==> flow/design.v <==
`timescale 1ns / 1ps
module HalfAdder(
    input a,  
    input b,  
    output f,  
    output carryOut  
    );
    xor(f, a, b);
    and(carryOut, a, b);
endmodule
`timescale 1ns / 1ps
module FullAdder(
    input a,
    input b,
    input carryIn,
    output sum,
    output carryOut
    );
    wire ha1Sum, ha1CarryOut, ha2CarryOut;
    HalfAdder halfAdder1(a, b, ha1Sum, ha1CarryOut);
    HalfAdder halfAdder2(ha1Sum, carryIn, sum, ha2CarryOut);
    or(carryOut, ha1CarryOut, ha2CarryOut);
endmodule
`timescale 1ns / 1ps
module MultiAnd16(
    input [15:0] a,
    input b,
    output [15:0] c
    );
    and(c[0], a[0], b);
    and(c[1], a[1], b);
    and(c[2], a[2], b);
    and(c[3], a[3], b);
    and(c[4], a[4], b);
    and(c[5], a[5], b);
    and(c[6], a[6], b);
    and(c[7], a[7], b);
    and(c[8], a[8], b);
    and(c[9], a[9], b);
    and(c[10], a[10], b);
    and(c[11], a[11], b);
    and(c[12], a[12], b);
    and(c[13], a[13], b);
    and(c[14], a[14], b);
    and(c[15], a[15], b);
endmodule
`timescale 1ns / 1ps
module MultiAdd15(
    input [14:0] a,
    input [14:0] b,
    input [14:0] carryIn,
    output [14:0] sum,
    output [14:0] carryOut
    );
    FullAdder fa0(a[0], b[0], carryIn[0], sum[0], carryOut[0]);  
    FullAdder fa1(a[1], b[1], carryIn[1], sum[1], carryOut[1]);
    FullAdder fa2(a[2], b[2], carryIn[2], sum[2], carryOut[2]);
    FullAdder fa3(a[3], b[3], carryIn[3], sum[3], carryOut[3]);
    FullAdder fa4(a[4], b[4], carryIn[4], sum[4], carryOut[4]);
    FullAdder fa5(a[5], b[5], carryIn[5], sum[5], carryOut[5]);
    FullAdder fa6(a[6], b[6], carryIn[6], sum[6], carryOut[6]);
    FullAdder fa7(a[7], b[7], carryIn[7], sum[7], carryOut[7]);
    FullAdder fa8(a[8], b[8], carryIn[8], sum[8], carryOut[8]);
    FullAdder fa9(a[9], b[9], carryIn[9], sum[9], carryOut[9]);
    FullAdder fa10(a[10], b[10], carryIn[10], sum[10], carryOut[10]);
    FullAdder fa11(a[11], b[11], carryIn[11], sum[11], carryOut[11]);
    FullAdder fa12(a[12], b[12], carryIn[12], sum[12], carryOut[12]);
    FullAdder fa13(a[13], b[13], carryIn[13], sum[13], carryOut[13]);
    FullAdder fa14(a[14], b[14], carryIn[14], sum[14], carryOut[14]);
endmodule
`timescale 1ns / 1ps
module ArrayMultiplier(
    input [15:0] a,
    input [15:0] b,
    output [31:0] f
    );
    wire [15:0] tmpAnd [0:15];
    wire [14:0] tmpSum [0:14];
    wire [14:0] tmpCarry [0:15];
    MultiAnd16 and0(a, b[0], tmpAnd[0]);
    MultiAnd16 and1(a, b[1], tmpAnd[1]);
    MultiAnd16 and2(a, b[2], tmpAnd[2]);
    MultiAnd16 and3(a, b[3], tmpAnd[3]);
    MultiAnd16 and4(a, b[4], tmpAnd[4]);
    MultiAnd16 and5(a, b[5], tmpAnd[5]);
    MultiAnd16 and6(a, b[6], tmpAnd[6]);
    MultiAnd16 and7(a, b[7], tmpAnd[7]);
    MultiAnd16 and8(a, b[8], tmpAnd[8]);
    MultiAnd16 and9(a, b[9], tmpAnd[9]);
    MultiAnd16 and10(a, b[10], tmpAnd[10]);
    MultiAnd16 and11(a, b[11], tmpAnd[11]);
    MultiAnd16 and12(a, b[12], tmpAnd[12]);
    MultiAnd16 and13(a, b[13], tmpAnd[13]);
    MultiAnd16 and14(a, b[14], tmpAnd[14]);
    MultiAnd16 and15(a, b[15], tmpAnd[15]);
    MultiAdd15 add0(tmpAnd[0][15:1], tmpAnd[1][14:0], 15'd0, tmpSum[0], tmpCarry[0]);
    MultiAdd15 add1({tmpAnd[1][15], tmpSum[0][14:1]}, tmpAnd[2][14:0], tmpCarry[0], tmpSum[1], tmpCarry[1]);
    MultiAdd15 add2({tmpAnd[2][15], tmpSum[1][14:1]}, tmpAnd[3][14:0], tmpCarry[1], tmpSum[2], tmpCarry[2]);
    MultiAdd15 add3({tmpAnd[3][15], tmpSum[2][14:1]}, tmpAnd[4][14:0], tmpCarry[2], tmpSum[3], tmpCarry[3]);
    MultiAdd15 add4({tmpAnd[4][15], tmpSum[3][14:1]}, tmpAnd[5][14:0], tmpCarry[3], tmpSum[4], tmpCarry[4]);
    MultiAdd15 add5({tmpAnd[5][15], tmpSum[4][14:1]}, tmpAnd[6][14:0], tmpCarry[4], tmpSum[5], tmpCarry[5]);
    MultiAdd15 add6({tmpAnd[6][15], tmpSum[5][14:1]}, tmpAnd[7][14:0], tmpCarry[5], tmpSum[6], tmpCarry[6]);
    MultiAdd15 add7({tmpAnd[7][15], tmpSum[6][14:1]}, tmpAnd[8][14:0], tmpCarry[6], tmpSum[7], tmpCarry[7]);
    MultiAdd15 add8({tmpAnd[8][15], tmpSum[7][14:1]}, tmpAnd[9][14:0], tmpCarry[7], tmpSum[8], tmpCarry[8]);
    MultiAdd15 add9({tmpAnd[9][15], tmpSum[8][14:1]}, tmpAnd[10][14:0], tmpCarry[8], tmpSum[9], tmpCarry[9]);
    MultiAdd15 add10({tmpAnd[10][15], tmpSum[9][14:1]}, tmpAnd[11][14:0], tmpCarry[9], tmpSum[10], tmpCarry[10]);
    MultiAdd15 add11({tmpAnd[11][15], tmpSum[10][14:1]}, tmpAnd[12][14:0], tmpCarry[10], tmpSum[11], tmpCarry[11]);
    MultiAdd15 add12({tmpAnd[12][15], tmpSum[11][14:1]}, tmpAnd[13][14:0], tmpCarry[11], tmpSum[12], tmpCarry[12]);
    MultiAdd15 add13({tmpAnd[13][15], tmpSum[12][14:1]}, tmpAnd[14][14:0], tmpCarry[12], tmpSum[13], tmpCarry[13]);
    MultiAdd15 add14({tmpAnd[14][15], tmpSum[13][14:1]}, tmpAnd[15][14:0], tmpCarry[13], tmpSum[14], tmpCarry[14]);
    FullAdder add15(tmpSum[14][1], tmpCarry[14][0], 1'b0, f[16], tmpCarry[15][0]);
    FullAdder add16(tmpSum[14][2], tmpCarry[14][1], tmpCarry[15][0], f[17], tmpCarry[15][1]);
    FullAdder add17(tmpSum[14][3], tmpCarry[14][2], tmpCarry[15][1], f[18], tmpCarry[15][2]);
    FullAdder add18(tmpSum[14][4], tmpCarry[14][3], tmpCarry[15][2], f[19], tmpCarry[15][3]);
    FullAdder add19(tmpSum[14][5], tmpCarry[14][4], tmpCarry[15][3], f[20], tmpCarry[15][4]);
    FullAdder add20(tmpSum[14][6], tmpCarry[14][5], tmpCarry[15][4], f[21], tmpCarry[15][5]);
    FullAdder add21(tmpSum[14][7], tmpCarry[14][6], tmpCarry[15][5], f[22], tmpCarry[15][6]);
    FullAdder add22(tmpSum[14][8], tmpCarry[14][7], tmpCarry[15][6], f[23], tmpCarry[15][7]);
    FullAdder add23(tmpSum[14][9], tmpCarry[14][8], tmpCarry[15][7], f[24], tmpCarry[15][8]);
    FullAdder add24(tmpSum[14][10], tmpCarry[14][9], tmpCarry[15][8], f[25], tmpCarry[15][9]);
    FullAdder add25(tmpSum[14][11], tmpCarry[14][10], tmpCarry[15][9], f[26], tmpCarry[15][10]);
    FullAdder add26(tmpSum[14][12], tmpCarry[14][11], tmpCarry[15][10], f[27], tmpCarry[15][11]);
    FullAdder add27(tmpSum[14][13], tmpCarry[14][12], tmpCarry[15][11], f[28], tmpCarry[15][12]);
    FullAdder add28(tmpSum[14][14], tmpCarry[14][13], tmpCarry[15][12], f[29], tmpCarry[15][13]);
    FullAdder add29(tmpAnd[15][15], tmpCarry[14][14], tmpCarry[15][13], f[30], f[31]);
    assign f[0] = tmpAnd[0][0];
    assign f[1] = tmpSum[0][0];
    assign f[2] = tmpSum[1][0];
    assign f[3] = tmpSum[2][0];
    assign f[4] = tmpSum[3][0];
    assign f[5] = tmpSum[4][0];
    assign f[6] = tmpSum[5][0];
    assign f[7] = tmpSum[6][0];
    assign f[8] = tmpSum[7][0];
    assign f[9] = tmpSum[8][0];
    assign f[10] = tmpSum[9][0];
    assign f[11] = tmpSum[10][0];
    assign f[12] = tmpSum[11][0];
    assign f[13] = tmpSum[12][0];
    assign f[14] = tmpSum[13][0];
    assign f[15] = tmpSum[14][0];
endmodule
`timescale 1ns / 1ps
module RippleAdder8(
    input [7:0] a,
    input [7:0] b,
    input carryIn,
    output [7:0] sum,
    output carryOut
    );
    wire tmpCarry [0:6];
    FullAdder fa0(a[0], b[0], carryIn, sum[0], tmpCarry[0]);  
    FullAdder fa1(a[1], b[1], tmpCarry[0], sum[1], tmpCarry[1]);
    FullAdder fa2(a[2], b[2], tmpCarry[1], sum[2], tmpCarry[2]);
    FullAdder fa3(a[3], b[3], tmpCarry[2], sum[3], tmpCarry[3]);
    FullAdder fa4(a[4], b[4], tmpCarry[3], sum[4], tmpCarry[4]);
    FullAdder fa5(a[5], b[5], tmpCarry[4], sum[5], tmpCarry[5]);
    FullAdder fa6(a[6], b[6], tmpCarry[5], sum[6], tmpCarry[6]);
    FullAdder fa7(a[7], b[7], tmpCarry[6], sum[7], carryOut);  
endmodule
`timescale 1ns / 1ps
module Adder32(
    input [31:0] a,
    input [31:0] b,
    output [31:0] sum,
    output carryOut
    );
    wire tmpCarry [0:2];
    RippleAdder8 add0(a[7:0], b[7:0], 1'b0, sum[7:0], tmpCarry[0]);
    RippleAdder8 add1(a[15:8], b[15:8], tmpCarry[0], sum[15:8], tmpCarry[1]);
    RippleAdder8 add2(a[23:16], b[23:16], tmpCarry[1], sum[23:16], tmpCarry[2]);
    RippleAdder8 add3(a[31:24], b[31:24], tmpCarry[2], sum[31:24], carryOut);
endmodule
`timescale 1ns / 1ps
module MACRegister(
    input clk,
    input rst,
    input [1:0] opcode,
    input [15:0] a,
    input [15:0] b,
    output [31:0] dataOut
    );
    reg [31:0] register;
    assign dataOut = register;
    wire [31:0] product;
    wire [31:0] sum;
    ArrayMultiplier multiplier(a, b, product);
    Adder32 adder(register, product, sum);
    always @ (posedge clk) begin
        if (rst)
            register <= 32'd0;
        else case (opcode)
            2'd1:  
                register <= {a, b};
            2'd2:  
                register <= sum;
        endcase
    end
endmodule
# --- Step by step through the tools: MACRegister ---
# Tool output for the design above, in the order of the flow.
# Line numbers count from 1 in the design file above.
# Cell names lack the library's common part.
setup:
  design: "MACRegister"
  clock: "clk"
  cell_library: "sky130hd"
  lib_corner: "tt_025C_1v80"

# --- After elaboration ---
# Counts by Yosys on the flattened word-level netlist (proc, flatten, opt, wreduce; memories kept). Register bits leave out memories and registers merged into their read ports (data or address). Print and check cells are left out. Cells with the same type and inputs are merged into one.
classes:
  muxes: 1
  reduce_logical: 1
  n_eq: 2
  n_logic: 1562
op_table:
  columns: ["cell", "n"]
  rows:
  - ["1-bit AND", 781]
  - ["1-bit XOR", 527]
  - ["1-bit bitwise OR", 254]
  - ["32-bit parallel mux with 2-bit select", 1]
  - ["2-bit by 1-bit equality test with 1-bit output (second input constant)", 1]
  - ["2-bit equality test (second input constant)", 1]
  - ["2-bit nonzero test", 1]
word_totals:
  output_inout_bits: 32
  ff_bits: 32
  wordCells: 1567
  in_bits: 36

# --- Logic depth ---
# Yosys ltp: most cells in a row. Word level: on the elaborated netlist, between registers, memories and ports. Mapped: between sequential cells and ports; inverters and the memories' decode and read muxes count.
logic_depth:
  ltp_word: 65
  abc_area: 0
  ltp_mapped: 41
  ltp_nobuf: 40

# --- Netlist ---
# Source: synth_stat.txt of the flow (Yosys; design flattened, memories mapped). It holds for the ABC_AREA given above (unset counts as 0); a run with the other value may have another netlist.
# The area totals of this step are shown rounded.
types:
  columns: ["cell_type", "n", "type_area_um2"]
  rows:
  - ["fa_1", 254, 5.08E+03]
  - ["and2_1", 192, 1.2E+03]
  - ["dfxtp_1", 32, 640.614]
  - ["inv_1", 161, 604.33]
  - ["nand2_1", 92, 345.331]
  - ["buf_4", 32, 240.23]
  - ["a211o_1", 27, 236.477]
  - ["ha_1", 18, 225.216]
  - ["clkbuf_1", 42, 157.651]
  - ["a21oi_1", 27, 135.13]
  - ["nor2_1", 29, 108.854]
  - ["buf_6", 4, 45.043]
  - ["nor2b_1", 6, 37.536]
  - ["buf_2", 5, 25.024]
  - ["a211oi_1", 3, 22.522]
  - ["nor3_1", 3, 15.014]
  - ["mux2_2", 1, 11.261]
  - ["mux2i_1", 1, 10.01]
# Other cell types: 5; their cells: 5.
synth_totals:
  seq_area_um2: 640.6
  cell_count: 934
  yosys_area_um2: 9185
  n_buf: 83
  ff_cells: 32
# The figures by module come from a second, unflattened synthesis with its own total; it is not the netlist above.
hier_totals:
  hier_cells: 1234
  hier_area_um2: 12060
# Each row is one instance without its submodules.
modules:
  columns: ["module", "seq_area_um2", "n_inst", "cells", "mod_area_um2"]
  rows:
  - ["HalfAdder", 0.0, 544, 1, 12.5]
  - ["MultiAnd16", 0.0, 16, 17, 126.4]
  - ["FullAdder", 0.0, 272, 1, 6.3]
  - ["MACRegister", 640.6, 1, 144, 1526]
  - ["Adder32", 0.0, 1, 1, 3.8]
  - ["ArrayMultiplier", 0.0, 1, 1, 3.8]
  - ["MultiAdd15", 0.0, 15, 0, 0.0]
  - ["RippleAdder8", 0.0, 4, 0, 0.0]

# --- Path before layout ---
# Source: OpenSTA report_checks on the synthesized netlist (no wires, ideal clock, input and output delay 20% of the period each), path of least setup slack; recovery checks are left aside. Register names are those of the netlist, which keeps one name where synthesis merged equal registers.
synth_path:
  path_kind: "in2reg"
  start: "input b[1]"
  end: "register register[31]"
  slack_ns: 0.059
  required_ns: 18.894
  delay_ns: 15.141
  setup_time_ns: 0.106
  in_delay_ns: 3.800
  arrival_time_ns: 18.835
  t_first_pin_ns: 3.800
  stages: 38
  n_path_buf: 1
  period_ns: 19.0
  period_less_setup_slack_ns: 18.941
# "delay_ns" is the arrival time less input delay plus setup time.
# "stages" counts driving pins, that of a launching flip-flop among them; a cell with two outputs on the path counts twice.
# "period_less_setup_slack_ns" = period - worst setup slack (recovery checks aside). The figure is calculated, with input and output delays left at 20% of the set period.
# The rows between start and end are the longest chain of elaborated cells between them; the timing report does not say that the signal goes this way. Where chains are equally long, one stands for them.
# A line is the first line of the expression or statement that the cell stems from. Yosys adds cells for indexed reads and writes and turns some case tables into memories.
# A register here has more assigning lines than the two given.
synth_between:
  path_cell_list: "clkbuf_1 and2_1 ha_1 inv_1 fa_1 inv_1 fa_1 fa_1 fa_1 fa_1 fa_1 fa_1 fa_1 fa_1 fa_1 fa_1 fa_1 fa_1 [2 not listed] fa_1 fa_1 fa_1 fa_1 fa_1 fa_1 fa_1 fa_1 fa_1 fa_1 fa_1 fa_1 fa_1 fa_1 fa_1 fa_1 xor2_1 o311ai_0"
  elab_chain_cells: 65
  cone_cells: 1265
  lines_between: 20
  classes_between: "mux: 1; logic: 1264"
synth_lines:
  columns: ["element", "line_no", "rtl"]
  rows:
  - ["start, declared", 180, "input [15:0] b,"]
  - ["1-bit AND", 44, "and(c[14], a[14], b);"]
  - ["1-bit XOR (28 in a row)", 8, "xor(f, a, b);"]
  - ["1-bit AND", 9, "and(carryOut, a, b);"]
  - ["1-bit bitwise OR", 22, "or(carryOut, ha1CarryOut, ha2CarryOut);"]
  - ["1-bit XOR (2 in a row)", 8, null]
  - ["1-bit AND", 9, null]
  - ["1-bit bitwise OR", 22, null]
  - ["[23 not listed]", null, null]
  - ["1-bit bitwise OR", 22, null]
  - ["1-bit AND", 9, null]
  - ["1-bit bitwise OR", 22, null]
  - ["1-bit AND", 9, null]
  - ["1-bit bitwise OR", 22, null]
  - ["1-bit XOR", 8, null]
  - ["32-bit parallel mux with 2-bit select", 192, "else case (opcode)"]
  - ["end, assigned", 194, "register <= {a, b};"]
  - ["end, assigned", 196, "register <= sum;"]
  - ["end, declared", 183, "reg [31:0] register;"]

# --- Path in the finished layout ---
# Path of least setup slack in the final report of flow run A (OpenROAD, finished layout, wires in). Where an end is a register, its clock arrival counts in the times.
layout_path:
  path_kind: "in2reg"
  start: "input b[0]"
  end: "register register[31]"
  period_ns: 21.5
  arrival_time_ns: 20.82
  setup_time_ns: 0.10
  n_path_buf: 2
  stages: 40
  in_delay_ns: 4.30
  required_ns: 21.68
  t_first_pin_ns: 4.30
  slack_ns: 0.86
# The rows between start and end are the longest chain of elaborated cells between them; the timing report does not say that the signal goes this way. Where chains are equally long, one stands for them.
# A register here has more assigning lines than the two given.
layout_between:
  path_cell_list: "clkdlybuf4s50_1 clkbuf_1 and2_1 ha_1 inv_1 fa_1 inv_1 fa_1 fa_1 fa_1 fa_1 fa_1 fa_1 fa_1 fa_1 fa_1 fa_1 fa_1 [4 not listed] fa_1 fa_1 fa_1 fa_1 fa_1 fa_1 fa_1 fa_1 fa_1 fa_1 fa_1 fa_1 fa_1 fa_1 fa_1 xor2_1 nand4_1 o311ai_0"
  elab_chain_cells: 65
  cone_cells: 1264
  lines_between: 20
  classes_between: "mux: 1; logic: 1263"
layout_lines:
  columns: ["element", "line_no", "rtl"]
  rows:
  - ["start, declared", 180, "input [15:0] b,"]
  - ["1-bit AND", 45, "and(c[15], a[15], b);"]
  - ["1-bit XOR (28 in a row)", 8, "xor(f, a, b);"]
  - ["1-bit AND", 9, "and(carryOut, a, b);"]
  - ["1-bit bitwise OR", 22, "or(carryOut, ha1CarryOut, ha2CarryOut);"]
  - ["1-bit XOR (2 in a row)", 8, null]
  - ["1-bit AND", 9, null]
  - ["1-bit bitwise OR", 22, null]
  - ["[23 not listed]", null, null]
  - ["1-bit bitwise OR", 22, null]
  - ["1-bit AND", 9, null]
  - ["1-bit bitwise OR", 22, null]
  - ["1-bit AND", 9, null]
  - ["1-bit bitwise OR", 22, null]
  - ["1-bit XOR", 8, null]
  - ["32-bit parallel mux with 2-bit select", 192, "else case (opcode)"]
  - ["end, assigned", 194, "register <= {a, b};"]
  - ["end, assigned", 196, "register <= sum;"]
  - ["end, declared", 183, "reg [31:0] register;"]

Appendix: measured runs

Settings and measured results of 4 stored flow runs for module MACRegister (sky130hd), not sorted in any way. The constraints put input and output delay at 20% of the set period each and load the outputs with 0.01 pF.
"achievedPeriod_ns": clock period set for the run, less the worst setup slack. It is reckoned from that one timing run; input and output delays stay at 20% of the period that was set.
By "worst_path_ns" is meant the share of the clock period that the worst setup path is allowed (20% is reserved at inputs, 20% at outputs), minus its slack. Clock arrival times at its registers enter into it.
Values from the reports are rounded here.

--- flow run A ---
==> flow/run.sh <==
#!/bin/bash
# the make line also repeats the synthesis and layout settings of config.mk as NAME=value (left out here)
make -C /OpenROAD-flow-scripts/flow DESIGN_CONFIG=/design/flow/config.mk WORK_HOME=/design/flow/orfs CLKGATE_MAP_FILE= finish
==> flow/config.mk <==
export PLATFORM = sky130hd
export DESIGN_NAME = MACRegister
export DESIGN_NICKNAME = MACRegister
export VERILOG_FILES = /design/flow/design.v
export SDC_FILE = /design/flow/constraint.sdc
export NUM_CORES = 4
export LEC_CHECK = 0
export CAP_MARGIN = 20
export CELL_PAD_IN_SITES_DETAIL_PLACEMENT = 1
export CELL_PAD_IN_SITES_GLOBAL_PLACEMENT = 2
export CORE_ASPECT_RATIO = 0.98
export CORE_MARGIN = 10
export CORE_UTILIZATION = 54
export CTS_CLUSTER_DIAMETER = 390
export CTS_CLUSTER_SIZE = 88
export GPL_TIMING_DRIVEN = 0
export MAX_ROUTING_LAYER = met4
export PLACE_DENSITY_LB_ADDON = 0.08
export SETUP_SLACK_MARGIN = -0.87
export SLEW_MARGIN = 25
export TNS_END_PERCENT = 75
==> flow/constraint.sdc <==
create_clock -name core_clock -period 21.5 [get_ports {clk}]
set_input_delay 4.3000 -clock core_clock [delete_from_list [all_inputs] [get_ports {clk}]]
set_output_delay 4.3000 -clock core_clock [all_outputs]
set_load 0.01 [all_outputs]

==> results, as YAML <==
results:
  finish.utilization_pct: 61.1
  achievedPeriod_ns: 20.645
  die_footprint_um2: 22630
  hold_ws_ns: 0.486
  timing.setup.ws_ns: 0.855
  final_setup_tns_ns: 0.000
  worst_path_ns: 16.34
  critical_path_kind: "in2reg"
  synthArea_um2: 9185
  layout_stdcell_area_um2: 10270

--- flow run B ---
==> flow/run.sh <==
#!/bin/bash
# the make line also repeats the synthesis and layout settings of config.mk as NAME=value (left out here)
make -C /OpenROAD-flow-scripts/flow DESIGN_CONFIG=/design/flow/config.mk WORK_HOME=/design/flow/orfs CLKGATE_MAP_FILE= finish
==> flow/config.mk <==
export PLATFORM = sky130hd
export DESIGN_NAME = MACRegister
export DESIGN_NICKNAME = MACRegister
export VERILOG_FILES = /design/flow/design.v
export SDC_FILE = /design/flow/constraint.sdc
export NUM_CORES = 4
export LEC_CHECK = 0
export CAP_MARGIN = 20
export CELL_PAD_IN_SITES_GLOBAL_PLACEMENT = 1
export CORE_MARGIN = 3
export CORE_UTILIZATION = 54
export CTS_CLUSTER_SIZE = 76
export MIN_ROUTING_LAYER = met1
export PLACE_DENSITY_LB_ADDON = 0.05
export SLEW_MARGIN = 20
export TNS_END_PERCENT = 80
==> flow/constraint.sdc <==
create_clock -name core_clock -period 16.1 [get_ports {clk}]
set_input_delay 3.2200 -clock core_clock [delete_from_list [all_inputs] [get_ports {clk}]]
set_output_delay 3.2200 -clock core_clock [all_outputs]
set_load 0.01 [all_outputs]

==> results, as YAML <==
results:
  finish.utilization_pct: 64.1
  achievedPeriod_ns: 16.627
  die_footprint_um2: 18610
  hold_ws_ns: 0.479
  timing.setup.ws_ns: -0.527
  final_setup_tns_ns: -1.299
  worst_path_ns: 13.41
  critical_path_kind: "in2reg"
  synthArea_um2: 9185
  layout_stdcell_area_um2: 10670

--- flow run C ---
==> flow/run.sh <==
#!/bin/bash
# the make line also repeats the synthesis and layout settings of config.mk as NAME=value (left out here)
make -C /OpenROAD-flow-scripts/flow DESIGN_CONFIG=/design/flow/config.mk WORK_HOME=/design/flow/orfs CLKGATE_MAP_FILE= finish
==> flow/config.mk <==
export PLATFORM = sky130hd
export DESIGN_NAME = MACRegister
export DESIGN_NICKNAME = MACRegister
export VERILOG_FILES = /design/flow/design.v
export SDC_FILE = /design/flow/constraint.sdc
export NUM_CORES = 4
export LEC_CHECK = 0
export ABC_AREA = 1
export CAP_MARGIN = 20
export CELL_PAD_IN_SITES_DETAIL_PLACEMENT = 1
export CORE_MARGIN = 2
export CORE_UTILIZATION = 63
export GPL_ROUTABILITY_DRIVEN = 0
export MAX_ROUTING_LAYER = met4
export SLEW_MARGIN = 20
==> flow/constraint.sdc <==
create_clock -name core_clock -period 29.9 [get_ports {clk}]
set_input_delay 5.9800 -clock core_clock [delete_from_list [all_inputs] [get_ports {clk}]]
set_output_delay 5.9800 -clock core_clock [all_outputs]
set_load 0.01 [all_outputs]

==> results, as YAML <==
results:
  finish.utilization_pct: 66.7
  achievedPeriod_ns: 22.805
  die_footprint_um2: 16230
  hold_ws_ns: 0.549
  timing.setup.ws_ns: 7.095
  final_setup_tns_ns: 0.000
  worst_path_ns: 16.83
  critical_path_kind: "in2reg"
  synthArea_um2: 9593
  layout_stdcell_area_um2: 10030

--- flow run D ---
==> flow/run.sh <==
#!/bin/bash
# the make line also repeats the synthesis and layout settings of config.mk as NAME=value (left out here)
make -C /OpenROAD-flow-scripts/flow DESIGN_CONFIG=/design/flow/config.mk WORK_HOME=/design/flow/orfs CLKGATE_MAP_FILE= finish
==> flow/config.mk <==
export PLATFORM = sky130hd
export DESIGN_NAME = MACRegister
export DESIGN_NICKNAME = MACRegister
export VERILOG_FILES = /design/flow/design.v
export SDC_FILE = /design/flow/constraint.sdc
export NUM_CORES = 4
export LEC_CHECK = 0
export CAP_MARGIN = 20
export CORE_MARGIN = 2
export CORE_UTILIZATION = 40
export SETUP_SLACK_MARGIN = 5.0
export SLEW_MARGIN = 20
==> flow/constraint.sdc <==
create_clock -name core_clock -period 17.7 [get_ports {clk}]
set_input_delay 3.5400 -clock core_clock [delete_from_list [all_inputs] [get_ports {clk}]]
set_output_delay 3.5400 -clock core_clock [all_outputs]
set_load 0.01 [all_outputs]

==> results, as YAML <==
results:
  finish.utilization_pct: 47.1
  achievedPeriod_ns: 16.895
  die_footprint_um2: 24190
  hold_ws_ns: 0.478
  timing.setup.ws_ns: 0.805
  final_setup_tns_ns: 0.000
  worst_path_ns: 13.35
  critical_path_kind: "in2reg"
  synthArea_um2: 9185
  layout_stdcell_area_um2: 10620
